==> flow/design.v <==
module ALU(
    input logic CLK,
    input logic RST,
    input logic ACT,
    input logic[3:0]  OP,
    input logic[1:0]  MOVI,
    input logic[31:0] REG_A,
    input logic[31:0] REG_B,
    input logic[31:0] MEM,
    input logic[31:0] IMM,
    output logic[31:0] DATA,
    output logic       RDY,
    output logic       VLD
);
    typedef enum logic [1:0] {
        INIT,
        FIRST_STAGE,
        MUL_FIRST_STAGE,
        MUL_SECOND_STAGE
    } state_type;
    state_type state_curr;
    state_type state_next;
    logic[31:0] operand_A;
    logic[31:0] operand_B;
    logic[31:0] norm_res;
    logic[31:0] norm_reg;
    logic[63:0] mult_res;
    logic       mult_req;
    always_comb begin
        case (state_curr)
            INIT:
                if (ACT) begin
                    if (mult_req)
                        state_next = MUL_FIRST_STAGE;
                    else
                        state_next = FIRST_STAGE;
                end else
                     state_next = INIT;
            FIRST_STAGE:      state_next = INIT;
            MUL_FIRST_STAGE:  state_next = MUL_SECOND_STAGE;
            MUL_SECOND_STAGE: state_next = INIT;
        endcase
    end
    always_ff @(posedge CLK) begin
        if (RST) begin
            state_curr  <= INIT;
        end else begin
            state_curr <= state_next;
            if (state_next == MUL_FIRST_STAGE)
                mult_res <= operand_A * operand_B;
            if (state_next == FIRST_STAGE)
                norm_reg <= norm_res;
        end
    end
    always_comb begin
        case (state_curr)
            INIT:             DATA = 32'b0;
            FIRST_STAGE:      DATA = norm_reg;
            MUL_FIRST_STAGE:  DATA = mult_res[31:0];
            MUL_SECOND_STAGE: DATA = mult_res[63:32];
        endcase
    end
    assign operand_A = REG_A;
    assign VLD = (state_curr != INIT) & ~RST;
    assign RDY = state_curr == INIT;
    always_comb begin
        case (MOVI)
            2'b00:   operand_B = REG_B;
            2'b01:   operand_B = MEM;
            2'b10:   operand_B = IMM;
            default: operand_B = '0;
        endcase
    end
    always_comb begin
        norm_res = 32'b0;
        mult_req = 0;
        if (RDY) begin
            case (OP)
                4'b0000: norm_res = operand_A + operand_B;             
                4'b0001: norm_res = operand_A - operand_B;             
                4'b0010: mult_req = 1;                                 
                4'b0011: norm_res = {1'b0, operand_B[31:1]};           
                4'b0100: norm_res = {operand_B[30:0], 1'b0};           
                4'b0101: norm_res = {operand_B[0], operand_B[31:1]};   
                4'b0110: norm_res = {operand_B[30:0], operand_B[31]};  
                4'b0111: norm_res = ~operand_B;                        
                4'b1000: norm_res = operand_A & operand_B;             
                4'b1001: norm_res = operand_A | operand_B;             
                4'b1010: norm_res = operand_A ^ operand_B;             
                4'b1011: norm_res = ~(operand_A & operand_B);          
                4'b1100: norm_res = ~(operand_A | operand_B);          
                4'b1101: norm_res = ~(operand_A ^ operand_B);          
                4'b1110: norm_res = operand_B + 1;                     
                4'b1111: norm_res = operand_B - 1;                     
            endcase
        end
    end
endmodule
Step by step through the tools: ALU. What the tools print for ALU, step after step. Lines are those of the file above, counted from 1. Operators carry their Yosys type and port widths (W data, S select, Z words). A cell with - has no value.

Top module: ALU. Clock port: CLK. Library: sky130hd. Timing corner: tt_025C_1v80.

Word-level counts. Source: Yosys, flattened and elaborated, memories not mapped. Widths are those after wreduce. Registers that Yosys merges into a memory's read port (data or address) are not register bits. Print and check cells do not count. Equal cells are merged and count once.

Under bits in latches stands 0. Output and inout bits: 34. Under input port bits stands 137. Memories kept: 0. The figure for clocked read ports x word width is 0. For register bits the number is 98. The entry for word-level cells reads 55. RAM bits: 0. The entry for ROM bits reads 0.

The figure for equal/unequal tests is 22. Reduce/logical cells: 8. Shift operators: 0. Magnitude comparators: 0. The entry for mux-type cells reads 8. For $add $sub $neg the number is 4. The entry for div/mod/pow operators reads 0. The entry for $mul reads 1. The entry for bitwise gates (word level) reads 9.

Operator list (count): $mul A32 B32 Y64 (1); $pmux W32 S16 (1); $not A32 Y32 (4); $pmux W32 S4 (1); $pmux W32 S3 (1); $add A32 B1 Y32 const B (1); $sub A32 B1 Y32 const B (1); $add A32 B32 Y32 (1); $sub A32 B32 Y32 (1); $and A32 B32 Y32 (1); $or A32 B32 Y32 (1); $xor A32 B32 Y32 (1); $eq A4 B4 Y1 const B (8); $eq A4 B3 Y1 const B (4); $reduce_or A15 Y1 (1); $eq A2 B2 Y1 const B (4); $eq A4 B2 Y1 const B (2); $eq A2 B1 Y1 const B (3); $pmux W2 S3 (1); $logic_not A2 Y1 (2); $reduce_and A2 Y1 (2); $eq A4 B1 Y1 const B (1); $logic_not A4 Y1 (1); $mux W2 (2); $reduce_bool A2 Y1 (1); $reduce_or A2 Y1 (1); $pmux W1 S2 (1); $and A1 B1 Y1 (1).

Not listed: further kinds 2, cells in them 2.

Logic depth. Longest topological path by Yosys (ltp), each cell counted once; first at word level (registers and memories cut), then after technology mapping (sequential cells cut; the memories' decode and read muxes count).

The entry for word-level depth reads 9. ABC_AREA: 0. Depth in mapped cells: 36. Under depth with buffers taken out stands 30.

After synthesis. The flow's flattened synthesis, as Yosys stat reports it; memories are mapped. The netlist is that of the ABC_AREA named above (0 if unset); the other value can give another one.

For sequential area the number is 2922.8 um^2. The entry for buffer cells reads 316. The figure for chip area (Yosys) is 43784.5 um^2. Mapped flip-flops: 98. The entry for mapped cells reads 5161.

Cell types: sky130_fd_sc_hd__fa_1 (count 897, total area 1.8E+04 um^2); sky130_fd_sc_hd__ha_1 (count 392, total area 4.9E+03 um^2); sky130_fd_sc_hd__inv_1 (count 955, total area 3.58E+03 um^2); sky130_fd_sc_hd__edfxtp_1 (count 96, total area 2.88E+03 um^2); sky130_fd_sc_hd__nor2_1 (count 745, total area 2.8E+03 um^2); sky130_fd_sc_hd__nand2_1 (count 575, total area 2158.32 um^2); sky130_fd_sc_hd__clkbuf_1 (count 270, total area 1.01E+03 um^2); sky130_fd_sc_hd__xnor2_1 (count 110, total area 963.424 um^2); sky130_fd_sc_hd__a21oi_1 (count 186, total area 930.893 um^2); sky130_fd_sc_hd__o21ai_0 (count 165, total area 825.792 um^2); sky130_fd_sc_hd__mux2i_1 (count 56, total area 560.538 um^2); sky130_fd_sc_hd__a21o_1 (count 55, total area 412.896 um^2); sky130_fd_sc_hd__mux2_2 (count 33, total area 371.606 um^2); sky130_fd_sc_hd__a22o_1 (count 33, total area 289.027 um^2); sky130_fd_sc_hd__xor2_1 (count 31, total area 271.51 um^2); sky130_fd_sc_hd__a221oi_1 (count 29, total area 253.994 um^2); sky130_fd_sc_hd__a211oi_1 (count 32, total area 240.23 um^2); sky130_fd_sc_hd__o22ai_1 (count 27, total area 168.912 um^2).

Other cell types: 66; their cells: 474.

Worst setup path after synthesis. Path of least setup slack by OpenSTA after synthesis, without wires, with an ideal clock, recovery checks aside; 20% of the period is set as input and as output delay. Where synthesis merged equal registers, the netlist keeps one of their names.

Path kind: input port to flip-flop. Start: input MOVI[0]. End: register mult_res[60]. For period the number is 10.5 ns. Under slack stands -0.011 ns. Under input delay stands 2.100 ns. Under time at the first pin stands 2.100 ns. The figure for library setup time is 0.264 ns. The figure for required time is 10.236 ns. The figure for path delay is 8.412 ns. The entry for buffers on the path reads 5. The entry for arrival reads 10.248 ns. The figure for stages on the path is 32. The figure for period reached after synthesis is 10.511 ns.

"path delay" is the arrival time less input delay plus setup time. "stages on the path": output pins that drive a net of the path, with the launching flip-flop's if there is one; two outputs of one cell count as two. "period reached after synthesis" is the clock period less the worst setup slack; recovery checks do not enter. This is arithmetic on one report: input and output delays are still those of the set period (20% each). The rows between start and end are the longest chain of elaborated cells between them; the timing report does not say that the signal goes this way. Where chains are equally long, one stands for them. A line is the first line of the expression or statement that the cell stems from. Yosys adds cells for indexed reads and writes and turns some case tables into memories.

Path through: sky130_fd_sc_hd__clkbuf_1 > sky130_fd_sc_hd__buf_1 > sky130_fd_sc_hd__mux2i_1 > sky130_fd_sc_hd__o21ai_0 > sky130_fd_sc_hd__clkbuf_1 > sky130_fd_sc_hd__inv_1 > sky130_fd_sc_hd__buf_1 > sky130_fd_sc_hd__nor2_1 > sky130_fd_sc_hd__fa_1 > sky130_fd_sc_hd__inv_1 > sky130_fd_sc_hd__fa_1 > sky130_fd_sc_hd__inv_1 > sky130_fd_sc_hd__fa_1 > sky130_fd_sc_hd__inv_1 > sky130_fd_sc_hd__fa_1 > sky130_fd_sc_hd__inv_1 > sky130_fd_sc_hd__fa_1 > sky130_fd_sc_hd__fa_1 > sky130_fd_sc_hd__fa_1 > sky130_fd_sc_hd__fa_1 > sky130_fd_sc_hd__ha_1 > sky130_fd_sc_hd__clkbuf_1 > sky130_fd_sc_hd__a21o_1 > sky130_fd_sc_hd__o21bai_1 > sky130_fd_sc_hd__a21oi_1 > sky130_fd_sc_hd__o21ai_0 > sky130_fd_sc_hd__a21o_1 > sky130_fd_sc_hd__o2111ai_1 > sky130_fd_sc_hd__a2111oi_2 > sky130_fd_sc_hd__o31ai_1 > sky130_fd_sc_hd__nor3_1 > sky130_fd_sc_hd__o41a_1. The entry for length of the longest elaborated chain reads 3. Elaborated cells between the ends (all ways): 5. The entry for RTL lines with such cells reads 2. Those cells by class: mul: 1; eq/ne: 2; mux: 1; reduce/logical: 1.

RTL lines, path after synthesis: start: declaration (line 6) `input logic[1:0]  MOVI,`; $eq A2 B2 Y1 (line 67) `case (MOVI)`; $pmux W32 S3 (line 67); $mul A32 B32 Y64 (line 50) `mult_res <= operand_A * operand_B;`; end: assignment (line 50); end: declaration (line 27) `logic[63:0] mult_res;`.

Timing after layout. Path of least setup slack in the final report of stored run 2 (OpenROAD, finished layout, wires in). Where an end is a register, its clock arrival counts in the times.

Path kind: input port to flip-flop. Start: input MOVI[0]. End: register mult_res[60]. Under input delay stands 2.10 ns. The figure for stages on the path is 33. The figure for library setup time is 0.25 ns. The figure for required time is 10.62 ns. Under slack stands 0.86 ns. Under time at the first pin stands 2.10 ns. For period the number is 10.5 ns. The entry for buffers on the path reads 6. The entry for arrival reads 9.76 ns.

The rows between start and end are the longest chain of elaborated cells between them; the timing report does not say that the signal goes this way. Where chains are equally long, one stands for them.

Path through: sky130_fd_sc_hd__buf_12 > sky130_fd_sc_hd__buf_8 > sky130_fd_sc_hd__buf_4 > sky130_fd_sc_hd__mux2i_1 > sky130_fd_sc_hd__o21ai_2 > sky130_fd_sc_hd__buf_6 > sky130_fd_sc_hd__inv_12 > sky130_fd_sc_hd__nor2_1 > sky130_fd_sc_hd__fa_1 > sky130_fd_sc_hd__inv_1 > sky130_fd_sc_hd__fa_1 > sky130_fd_sc_hd__fa_1 > sky130_fd_sc_hd__fa_1 > sky130_fd_sc_hd__inv_1 > sky130_fd_sc_hd__fa_1 > sky130_fd_sc_hd__fa_1 > sky130_fd_sc_hd__fa_1 > sky130_fd_sc_hd__inv_2 > sky130_fd_sc_hd__fa_1 > sky130_fd_sc_hd__inv_2 > sky130_fd_sc_hd__ha_4 > sky130_fd_sc_hd__a21oi_4 > sky130_fd_sc_hd__o21bai_4 > sky130_fd_sc_hd__a21oi_4 > sky130_fd_sc_hd__o21ai_2 > sky130_fd_sc_hd__a21o_1 > sky130_fd_sc_hd__o2111ai_4 > sky130_fd_sc_hd__buf_12 > sky130_fd_sc_hd__a2111oi_4 > sky130_fd_sc_hd__o31ai_2 > sky130_fd_sc_hd__buf_4 > sky130_fd_sc_hd__nor3_2 > sky130_fd_sc_hd__o41a_1. The entry for length of the longest elaborated chain reads 3. Elaborated cells between the ends (all ways): 5. The entry for RTL lines with such cells reads 2. Those cells by class: mul: 1; eq/ne: 2; mux: 1; reduce/logical: 1.

RTL lines, path post-layout: start: declaration (line 6) `input logic[1:0]  MOVI,`; $eq A2 B2 Y1 (line 67) `case (MOVI)`; $pmux W32 S3 (line 67); $mul A32 B32 Y64 (line 50) `mult_res <= operand_A * operand_B;`; end: assignment (line 50); end: declaration (line 27) `logic[63:0] mult_res;`.

==> results <==
Stored flow runs of ALU (2 of them; Yosys, OpenROAD, sky130hd). They differ in their settings and are not a sequence. Constraints: input delay and output delay 20% of the set period each, output load 0.01 pF. "clock period reached" is the run's clock period less its worst setup slack. It is reckoned from that one timing run; input and output delays stay at 20% of the period that was set.

Files of stored run 1:
==> flow/run.sh <==
#!/bin/bash
# the make line also repeats the synthesis and layout settings of config.mk as NAME=value (left out here)
make -C /OpenROAD-flow-scripts/flow DESIGN_CONFIG=/design/flow/config.mk WORK_HOME=/design/flow/orfs CLKGATE_MAP_FILE= finish
==> flow/config.mk <==
export PLATFORM = sky130hd
export DESIGN_NAME = ALU
export DESIGN_NICKNAME = ALU
export VERILOG_FILES = /design/flow/design.v
export SDC_FILE = /design/flow/constraint.sdc
export NUM_CORES = 4
export LEC_CHECK = 0
export ABC_AREA = 1
export CAP_MARGIN = 10
export CELL_PAD_IN_SITES_DETAIL_PLACEMENT = 1
export CELL_PAD_IN_SITES_GLOBAL_PLACEMENT = 3
export CORE_ASPECT_RATIO = 1.5
export CORE_MARGIN = 2
export CORE_UTILIZATION = 71
export GPL_ROUTABILITY_DRIVEN = 0
export GPL_TIMING_DRIVEN = 0
export HOLD_SLACK_MARGIN = -0.04
export MIN_ROUTING_LAYER = met2
export PLACE_DENSITY_LB_ADDON = 0.12
export SLEW_MARGIN = 0
export TNS_END_PERCENT = 25
==> flow/constraint.sdc <==
create_clock -name core_clock -period 10.5 [get_ports {CLK}]
set_input_delay 2.1000 -clock core_clock [delete_from_list [all_inputs] [get_ports {CLK}]]
set_output_delay 2.1000 -clock core_clock [all_outputs]
set_load 0.01 [all_outputs]

Outcome of stored run 1: no final report: placement broke off with FLW-0024.

Files of stored run 2:
==> flow/run.sh <==
#!/bin/bash
# the make line also repeats the synthesis and layout settings of config.mk as NAME=value (left out here)
make -C /OpenROAD-flow-scripts/flow DESIGN_CONFIG=/design/flow/config.mk WORK_HOME=/design/flow/orfs CLKGATE_MAP_FILE= finish
==> flow/config.mk <==
export PLATFORM = sky130hd
export DESIGN_NAME = ALU
export DESIGN_NICKNAME = ALU
export VERILOG_FILES = /design/flow/design.v
export SDC_FILE = /design/flow/constraint.sdc
export NUM_CORES = 4
export LEC_CHECK = 0
export CAP_MARGIN = 20
export CORE_MARGIN = 2
export CORE_UTILIZATION = 40
export CTS_CLUSTER_DIAMETER = 135
export SETUP_SLACK_MARGIN = 3.09
export SLEW_MARGIN = 20
export TNS_END_PERCENT = 70
==> flow/constraint.sdc <==
create_clock -name core_clock -period 10.5 [get_ports {CLK}]
set_input_delay 2.1000 -clock core_clock [delete_from_list [all_inputs] [get_ports {CLK}]]
set_output_delay 2.1000 -clock core_clock [all_outputs]
set_load 0.01 [all_outputs]

Results of stored run 2. The clock period reached comes to 9.638 ns. The measured area inside the die boundary is 112125.0 um^2. The smallest setup slack comes to 0.862 ns. The standard-cell area after routing reads 55479.5 um^2. For the cell area after synthesis the run shows 43784.5 um^2.
